==> flow/design.v <==
module ALU(a,b,cmd,res);
input [15:0] a,b;
input [2:0] cmd;
output [15:0] res;
assign res = (cmd==0) ? a+b : 
					(cmd==1) ? a-b : 
					(cmd==2) ? a&b : 
					(cmd==3) ? a|b : 
					(cmd==4) ? a^b : 
					(cmd==5) ? a << b : 
					(cmd==6) ? a >> b : 
					a >>> b;
endmodule
module MUX(sel,a,b,out);
parameter n=16;
input sel;
input [n-1:0] a,b;
output [n-1:0] out;
assign out = sel?b:a;
endmodule
module MUX2(sel,a,b,c,out);
parameter n=16;
input [1:0]sel;
input [n-1:0] a,b,c;
output [n-1:0] out;
assign out = sel==0?a:sel==1?b:c;
endmodule
module adder(a,b,result);
input[15:0] a,b;
output [15:0] result;
assign result = a+b;
endmodule
module sign_extend(in,out);
input [5:0] in;
output [15:0] out;
assign out= {{10{in[5]}},in};
endmodule
module controller(opcode,alu_com,w_en,pc_sel,reg1_data,reg2sel,alu_src,mem_write_en,mem_to_reg);
input [3:0] opcode;
input [15:0] reg1_data;
output reg w_en;
output pc_sel,reg2sel,alu_src,mem_write_en,mem_to_reg;
output reg [2:0] alu_com;
assign pc_sel= (opcode==4'b1100 &&reg1_data==0)?1:0;
assign reg2sel = (opcode==11)?1:0;
assign alu_src = (opcode>=9 && opcode <=11)?1:0;
assign mem_write_en = (opcode==11)?1:0;
assign mem_to_reg = (opcode==10)?0:1;
always@(opcode)begin
	case(opcode)
		1: alu_com=0;
		2: alu_com=1;
		3: alu_com=2;
		4: alu_com=3;
		5: alu_com=4;
		6: alu_com=5;
		7: alu_com=6;
		8: alu_com=7;
		9: alu_com=0;
		10: alu_com=0;
		11: alu_com=0;
		default: alu_com=0;
	endcase
	if(opcode>=1 && opcode <=10)
		w_en=1'b1;
	else
		w_en=1'b0;
end
endmodule
module hazard_detection(opcode,r1_decode,r2_decode,w_decode,w_exec,w_mem,w_wb,stall);
input [2:0] r1_decode,r2_decode,w_decode,w_exec,w_mem,w_wb;
input [3:0] opcode;
output stall;
assign stall = ( opcode >=1 && opcode <= 8)?
				(((r1_decode!=0) &&(r1_decode == w_exec || r1_decode==w_mem || r1_decode == w_wb))||
				((r2_decode!=0)&&( r2_decode == w_exec || r2_decode==w_mem || r2_decode == w_wb))?1:0):
				(( opcode== 9 || opcode==12|| opcode==10)?(((r1_decode!=0)&&(r1_decode == w_exec || r1_decode==w_mem || r1_decode == w_wb))?1:0):
				(( opcode == 11)?((((w_decode!=0)&&(w_decode == w_exec || w_decode==w_mem || w_decode == w_wb))||((r1_decode!=0)&&(r1_decode == w_exec || r1_decode==w_mem || r1_decode == w_wb)))?1:0):0));
endmodule
module forwardingUnit(forward_en,wb_mem,wb_wb,mem_reg,reg1,reg2,wb_reg,
									ex_opcode,mem_opcode,ALUsel1,ALUsel2,stall);
input forward_en,wb_mem,wb_wb;
input[2:0] mem_reg,wb_reg,reg1,reg2;
input [3:0] ex_opcode,mem_opcode;
output[1:0] ALUsel1,ALUsel2;
output stall;
assign ALUsel1 = (forward_en==0)?0: (((reg1!=0)&& (reg1==mem_reg))?1:(((reg1!=0)&&(reg1==wb_reg))?2:0))	;
assign ALUsel2 = (forward_en==0)?0: ( ((ex_opcode>=1 && ex_opcode<=8)||ex_opcode==11)?(((reg2!=0)&& (reg2==mem_reg&&wb_mem==1))?1:((reg2!=0)&&(reg2==wb_reg&&wb_wb==1))?2:0):0);
assign stall = (forward_en==0)?0: (((ex_opcode==10&&mem_opcode==11)||(mem_opcode==10)||(ex_opcode==10&&mem_opcode==10))&&(ALUsel1!=0||ALUsel2!=0))?1:0;	
endmodule
module pc(clk,rst,load,in,out);
input clk,rst,load;
input [15:0] in;
output [15:0]out;
reg [15:0] counter;
always@(posedge clk,posedge rst)begin
	if(rst)begin
		counter<=0;
	end
	else if(load) begin
		counter<=in;
	end
end
assign out = counter;
endmodule
module register(clk,rst,en,in,out);
parameter n=16;
input [n-1:0] in;
input clk,rst,en;
output reg [n-1:0] out;
always@(posedge clk,posedge rst) begin
	if(rst) out<=0;
	else if(en)
		out<=in;
end
endmodule
module fetch_id_reg(clk,rst,en,inst_out,inst_out_reg);
input [15:0] inst_out;
input clk,rst,en;
output reg [15:0] inst_out_reg;
always@(posedge clk,posedge rst)begin
 if(rst) inst_out_reg<=0;
 else if(en)
	inst_out_reg<=inst_out;
end
endmodule
module registerFile(clk,rst,rg_wrt_enable,rg_wrt_dest,rg_wrt_data,
		rg_rd_add1,rg_rd_data1,rg_rd_add2,rg_rd_data2,monitor_addr,monitor_data);
input clk,rst;
integer i;
input rg_wrt_enable;
input [2:0] rg_wrt_dest;
input [15:0] rg_wrt_data;
input [2:0] rg_rd_add1,monitor_addr;
output [15:0] rg_rd_data1;
input [2:0] rg_rd_add2;
output [15:0] rg_rd_data2,monitor_data;
reg [15:0] registers [7:0];
assign rg_rd_data1 = registers[rg_rd_add1];
assign rg_rd_data2 = registers[rg_rd_add2];
assign monitor_data = registers[monitor_addr];
always@(negedge clk)begin
	if(rst) begin
		registers [0] <= 0;
		registers [1] <= 0;
		registers [2] <= 0;
		registers [3] <= 0;
		registers [4] <= 0;
		registers [5] <= 0;
		registers [6] <= 0;
		registers [7] <= 0;
	end
	else if(rg_wrt_enable)begin
		registers[rg_wrt_dest] <= rg_wrt_data;
	end
	registers[0] <= 0;
end
endmodule
module mips16(clk,rst,imem_addr,imem_rdata,dmem_addr,dmem_wdata,dmem_we,dmem_rdata,dbg_raddr,dbg_rdata);
defparam id_ex.n=68;
defparam ex_mem.n=42;
defparam mem_wb.n=37;
input clk,rst;
output [15:0] imem_addr;
input [15:0] imem_rdata;
output [15:0] dmem_addr,dmem_wdata;
output dmem_we;
input [15:0] dmem_rdata;
input [2:0] dbg_raddr;
output [15:0] dbg_rdata;
wire pc_sel,reg2sel,alu_src,mem_write_en,mem_to_reg,enable2,enableBase;
wire [15:0] out_src1,out_src2,pc_out,pc_in,adder_out,sign_ex_out,branch_offset,monitor_regFile,aluIn2,mem_out,write_back_data;
wire [15:0] inst_out,inst_out_reg,rg_rd_data1,rg_rd_data2,alu_out,rg_wrt_data,branch_stall;
wire [2:0] alu_com,rg_wrt_dest,reg2src;
wire [67:0] id_ex_reg_out,id_ex_input,id_ex_next;
wire [41:0] ex_mem_reg_out,ex_mem_input;
wire [36:0] mem_wb_reg_out;
wire [1:0] ALUsel1,ALUsel2;
wire w_en,rg_wrt_enable,stall,reg_enable,memory_stall,forward_en,branch_hazard;
wire ready = 1'b0;
sign_extend ex(inst_out_reg[5:0],sign_ex_out);
adder add_offset(sign_ex_out,pc_out,branch_offset);
adder add1(16'd1,pc_out,adder_out);
MUX pc_mux(pc_sel,adder_out,branch_offset,pc_in);
pc p1(clk,rst,enableBase,pc_in,pc_out);
assign imem_addr = pc_out;
assign inst_out = imem_rdata;
assign branch_stall=inst_out& {16{~pc_sel}};
fetch_id_reg fe_id_reg(clk,rst,enableBase,branch_stall,inst_out_reg);
controller control(inst_out_reg[15:12],alu_com,w_en,pc_sel,rg_rd_data1,reg2sel,alu_src,mem_write_en,mem_to_reg);
hazard_detection hazard_detect(inst_out_reg[15:12],inst_out_reg[8:6],inst_out_reg[5:3],
								inst_out_reg[11:9],id_ex_reg_out[37:35],ex_mem_reg_out[2:0],mem_wb_reg_out[2:0],stall);
MUX #(3) reg2mux(reg2sel,inst_out_reg[5:3],inst_out_reg[11:9],reg2src);
registerFile regFile(clk,rst,rg_wrt_enable,rg_wrt_dest,rg_wrt_data,inst_out_reg[8:6],
				rg_rd_data1,reg2src,rg_rd_data2,dbg_raddr,monitor_regFile);
assign dbg_rdata = monitor_regFile;
assign id_ex_input = {inst_out_reg[15:12],inst_out_reg[8:6],reg2src,mem_to_reg,mem_write_en,alu_src,sign_ex_out,w_en,inst_out_reg[11:9],alu_com,rg_rd_data1,rg_rd_data2};
assign id_ex_next = memory_stall ? {id_ex_reg_out[67:32],out_src1,out_src2} : id_ex_input&{68{reg_enable}};
register id_ex(clk,rst,~ready,id_ex_next,id_ex_reg_out);
forwardingUnit fw(forward_en,ex_mem_reg_out[3],mem_wb_reg_out[3],ex_mem_reg_out[2:0]&{3{ex_mem_reg_out[3]}},id_ex_reg_out[63:61],id_ex_reg_out[60:58],mem_wb_reg_out[2:0]&{3{mem_wb_reg_out[3]}},
									id_ex_reg_out[67:64],ex_mem_reg_out[41:38],ALUsel1,ALUsel2,memory_stall);
MUX2 src2(ALUsel2,id_ex_reg_out[15:0],ex_mem_reg_out[19:4],write_back_data,out_src2);
MUX aluMux(id_ex_reg_out[55],out_src2,id_ex_reg_out[54:39],aluIn2);
MUX2 src1(ALUsel1,id_ex_reg_out[31:16],ex_mem_reg_out[19:4],write_back_data,out_src1);
ALU alu(out_src1,aluIn2,id_ex_reg_out[34:32],alu_out);
assign ex_mem_input = {id_ex_reg_out[67:64],id_ex_reg_out[57:56],out_src2,alu_out,id_ex_reg_out[38],id_ex_reg_out[37:35]};
register ex_mem(clk,rst,~ready,ex_mem_input&{42{~memory_stall}},ex_mem_reg_out);
assign dmem_addr = ex_mem_reg_out[19:4];
assign dmem_wdata = ex_mem_reg_out[35:20];
assign dmem_we = ex_mem_reg_out[36];
assign mem_out = dmem_rdata;
register mem_wb(clk,rst,1'b1,{ex_mem_reg_out[37],mem_out,ex_mem_reg_out[19:0]}&{37{~ready}},mem_wb_reg_out);
MUX wb_mux(mem_wb_reg_out[36],mem_wb_reg_out[35:20],mem_wb_reg_out[19:4],write_back_data);
assign rg_wrt_enable=mem_wb_reg_out[3];
assign rg_wrt_dest = mem_wb_reg_out[2:0];
assign rg_wrt_data = write_back_data;
assign forward_en = 1'b1;
assign branch_hazard = stall & (inst_out_reg[15:12]==4'd12);
assign reg_enable = ~branch_hazard;
assign enable2 = (forward_en==1&&memory_stall==1)?0:1;
assign enableBase = enable2 & reg_enable & ~ready;
endmodule
Ticket comment

Step by step through the tools: mips16
Module mips16 before and after one edit of its RTL, step after step.
Lines under "before" count in the file above, lines under "after" in the edited file.
"difference" is "after" less "before", of the values as shown; "rel. change" is that difference over "before", in percent.
Library cell names are shortened.
A cell with n/a has no value.
- design top: mips16
- clock input: clk
- library: sky130hd
- corner: tt_025C_1v80

Diff
Unified diff, file above to edited file.
The edited RTL no longer does the same as the RTL above: the edit was made by script, with no optimisation intended.
begin of diff
@@ -3,5 +3,5 @@
 input [2:0] cmd;
 output [15:0] res;
-assign res = (cmd==0) ? a+b : 
+assign res = (cmd==0) ? a^b : 
 					(cmd==1) ? a-b : 
 					(cmd==2) ? a&b : 
end of diff

After elaboration
Source: Yosys, flattened and elaborated, memories not mapped. Widths are those after wreduce; folded enables and synchronous resets count as part of the registers. Registers that Yosys merges into a memory's read port (data or address) are not register bits. Print and check cells do not count. Equal cells are merged and count once.
Memory sizes are those after Yosys's memory passes, which may raise the word count (mostly to a power of two), join words into wider ones and drop unused or constant bits.
- storage and ports (item ; before ; after ; difference ; rel. change (%)):
    register bits after elaboration ; 179 ; 179 ; 0 ; 0.00
    memory bits (writable) ; 128 ; 128 ; 0 ; 0.00
    memory bits (read-only) ; 48 ; 48 ; 0 ; 0.00
    memories kept ; 2 ; 2 ; 0 ; 0.00
    input port bits ; 37 ; 37 ; 0 ; 0.00
    output and inout port bits ; 65 ; 65 ; 0 ; 0.00
    cells after elaboration ; 151 ; 150 ; -1 ; -0.66
- operators by class (item ; before ; after ; difference ; rel. change (%)):
    $add $sub $neg ; 4 ; 3 ; -1 ; -25.00
    order comparisons ; 7 ; 7 ; 0 ; 0.00
    eq/ne operators ; 30 ; 30 ; 0 ; 0.00
    shifts and indexed selects ; 3 ; 3 ; 0 ; 0.00
    mux-type cells ; 41 ; 41 ; 0 ; 0.00
    bitwise logic cells ; 16 ; 16 ; 0 ; 0.00
    reductions and logical operators ; 42 ; 42 ; 0 ; 0.00
- operators by type and width (cell ; before ; after ; difference ; rel. change (%)):
    adder 16 bit ; 2 ; 1 ; -1 ; -50.00
Unchanged operator kinds not shown: 35.

Depth
Longest topological path by Yosys (ltp), each cell counted once; first at word level (registers and memories cut), then after technology mapping (sequential cells cut; the memories' decode and read muxes count).
- depth (item ; before ; after ; difference ; rel. change (%)):
    depth in word-level cells ; 20 ; 20 ; 0 ; 0.00
    ABC_AREA ; 0 ; 0 ; n/a ; n/a
    depth in mapped cells ; 24 ; 25 ; +1 ; +4.17
    depth with buffers taken out ; 20 ; 21 ; +1 ; +5.00

Netlist
Yosys stat after the flow's synthesis: flattened, memories mapped to cells. It holds for the ABC_AREA given above (unset counts as 0); a run with the other value may have another netlist.
- mapped netlist (item ; before ; after ; difference ; rel. change (%)):
    cells in the netlist ; 1919 ; 1824 ; -95 ; -4.95
    cell area after synthesis (um^2) ; 19612.6 ; 18720.5 ; -892.1 ; -4.55
    sequential area (um^2) ; 7912.6 ; 7912.6 ; 0.0 ; 0.00
    flip-flop cells ; 297 ; 297 ; 0 ; 0.00
    buffers ; 169 ; 164 ; -5 ; -2.96
- cell types (cell ; before ; after ; difference ; rel. change (%)):
    mux2i_1 ; 94 ; 59 ; -35 ; -37.23
    a21oi_1 ; 73 ; 103 ; +30 ; +41.10
    nor3_1 ; 35 ; 55 ; +20 ; +57.14
    buf_2 ; 33 ; 15 ; -18 ; -54.55
    xor2_1 ; 23 ; 10 ; -13 ; -56.52
    o211ai_1 ; 21 ; 10 ; -11 ; -52.38
    ha_1 ; 77 ; 67 ; -10 ; -12.99
    a222oi_1 ; 1 ; 11 ; +10 ; +1000.00
    xnor2_1 ; 39 ; 30 ; -9 ; -23.08
    a22oi_1 ; 15 ; 6 ; -9 ; -60.00
    and3_1 ; 3 ; 12 ; +9 ; +300.00
    o21ai_0 ; 107 ; 99 ; -8 ; -7.48
    clkbuf_1 ; 83 ; 91 ; +8 ; +9.64
    nand4_1 ; 19 ; 11 ; -8 ; -42.11
    inv_1 ; 77 ; 70 ; -7 ; -9.09
    o22ai_1 ; 53 ; 46 ; -7 ; -13.21
    o21a_1 ; 19 ; 12 ; -7 ; -36.84
    a21o_1 ; 18 ; 11 ; -7 ; -38.89
Unchanged cell types not shown: 14.
Not every row of either side is listed.
By module: a second synthesis without flattening, with its own total; a netlist apart from the flattened one above.
- unflattened totals (item ; before ; after ; difference ; rel. change (%)):
    cells (unflattened synthesis) ; 2178 ; 2088 ; -90 ; -4.13
    area total of the unflattened synthesis (um^2) ; 24855.1 ; 24279.5 ; -575.6 ; -2.32
Each row is one instance without its submodules.
- modules, before (module ; times used ; cells ; area (um^2) ; sequential area (um^2)):
    registerFile ; 1 ; 468 ; 7718.7 ; 3683.5
    ALU ; 1 ; 587 ; 4022.6 ; 0.0
    register #(n=68) ; 1 ; 145 ; 2618.8 ; 1701.6
    mips16 ; 1 ; 233 ; 1886.8 ; 0.0
    register #(n=42) ; 1 ; 90 ; 1769.2 ; 1051.0
    register #(n=37) ; 1 ; 79 ; 1530.2 ; 925.9
    adder ; 2 ; 98 ; 747.0 ; 0.0
    MUX ; 3 ; 18 ; 249.0 ; 0.0
    MUX2 ; 2 ; 53 ; 344.1 ; 0.0
    fetch_id_reg ; 1 ; 35 ; 653.1 ; 400.4
    pc ; 1 ; 35 ; 653.1 ; 400.4
    hazard_detection ; 1 ; 58 ; 409.1 ; 0.0
    forwardingUnit ; 1 ; 39 ; 286.5 ; 0.0
    controller ; 1 ; 34 ; 224.0 ; 0.0
before: Further modules, not shown: 2.
- modules, after (module ; times used ; cells ; area (um^2) ; sequential area (um^2)):
    registerFile ; 1 ; 468 ; 7718.7 ; 3683.5
    ALU ; 1 ; 497 ; 3447.1 ; 0.0
    register #(n=68) ; 1 ; 145 ; 2618.8 ; 1701.6
    mips16 ; 1 ; 233 ; 1886.8 ; 0.0
    register #(n=42) ; 1 ; 90 ; 1769.2 ; 1051.0
    register #(n=37) ; 1 ; 79 ; 1530.2 ; 925.9
    adder ; 2 ; 98 ; 747.0 ; 0.0
    MUX ; 3 ; 18 ; 249.0 ; 0.0
    MUX2 ; 2 ; 53 ; 344.1 ; 0.0
    fetch_id_reg ; 1 ; 35 ; 653.1 ; 400.4
    pc ; 1 ; 35 ; 653.1 ; 400.4
    hazard_detection ; 1 ; 58 ; 409.1 ; 0.0
    forwardingUnit ; 1 ; 39 ; 286.5 ; 0.0
    controller ; 1 ; 34 ; 224.0 ; 0.0
after: Further modules, not shown: 2.

Layout results
Both versions went through the flow (Yosys, OpenROAD) with the same settings in each pair. Constraints: input delay and output delay 20% of the set period each, output load 0.01 pF.
Flow settings, pair A:
- CORE_UTILIZATION: 40
- noted period_ns: 11.0
- noted CAP_MARGIN: 20
- noted CORE_MARGIN: 2
- SLEW_MARGIN: 20
- final reports, pair A (item ; before ; after ; difference ; rel. change (%)):
    post-synthesis cell area (um^2) ; 19612.6 ; 18720.5 ; -892.1 ; -4.55
    total die area (um^2) ; 50818.7 ; 48547.5 ; -2271.2 ; -4.47
    area of the standard cells in the finished layout (um^2) ; 22740.6 ; 21929.8 ; -810.8 ; -3.57
    final design utilization ; 0.467 ; 0.473 ; +0.006 ; n/a
    smallest setup slack (ps) ; 376 ; 572 ; +196 ; n/a
    post-route setup TNS (ps) ; 0 ; 0 ; 0 ; n/a
    worst-case hold slack (ps) ; 355 ; 352 ; -3 ; n/a
    power consumption (µW) ; 8439 ; 7623 ; -816 ; -9.67
Flow settings, pair B:
- CELL_PAD_IN_SITES_GLOBAL_PLACEMENT: 0
- CORE_UTILIZATION: 57
- noted PLACE_DENSITY: 0.35
- SETUP_SLACK_MARGIN at 4.12
- noted period_ns: 17.1
- noted CAP_MARGIN: 20
- noted CORE_MARGIN: 2
- SLEW_MARGIN: 20
- final reports, pair B (item ; before ; after ; difference ; rel. change (%)):
    post-synthesis cell area (um^2) ; 19612.6 ; 18720.5 ; -892.1 ; -4.55
    total die area (um^2) ; 35908.4 ; 34308.3 ; -1600.1 ; -4.46
    area of the standard cells in the finished layout (um^2) ; 23605.1 ; 22766.8 ; -838.3 ; -3.55
    final design utilization ; 0.7 ; 0.702 ; +0.002 ; n/a
    smallest setup slack (ps) ; 3123 ; 3103 ; -20 ; n/a
    post-route setup TNS (ps) ; 0 ; 0 ; 0 ; n/a
    worst-case hold slack (ps) ; 346 ; 352 ; +6 ; n/a
    power consumption (µW) ; 5488 ; 5078 ; -410 ; -7.47
"power consumption" is the tool's figure for a default switching activity; nothing was simulated.
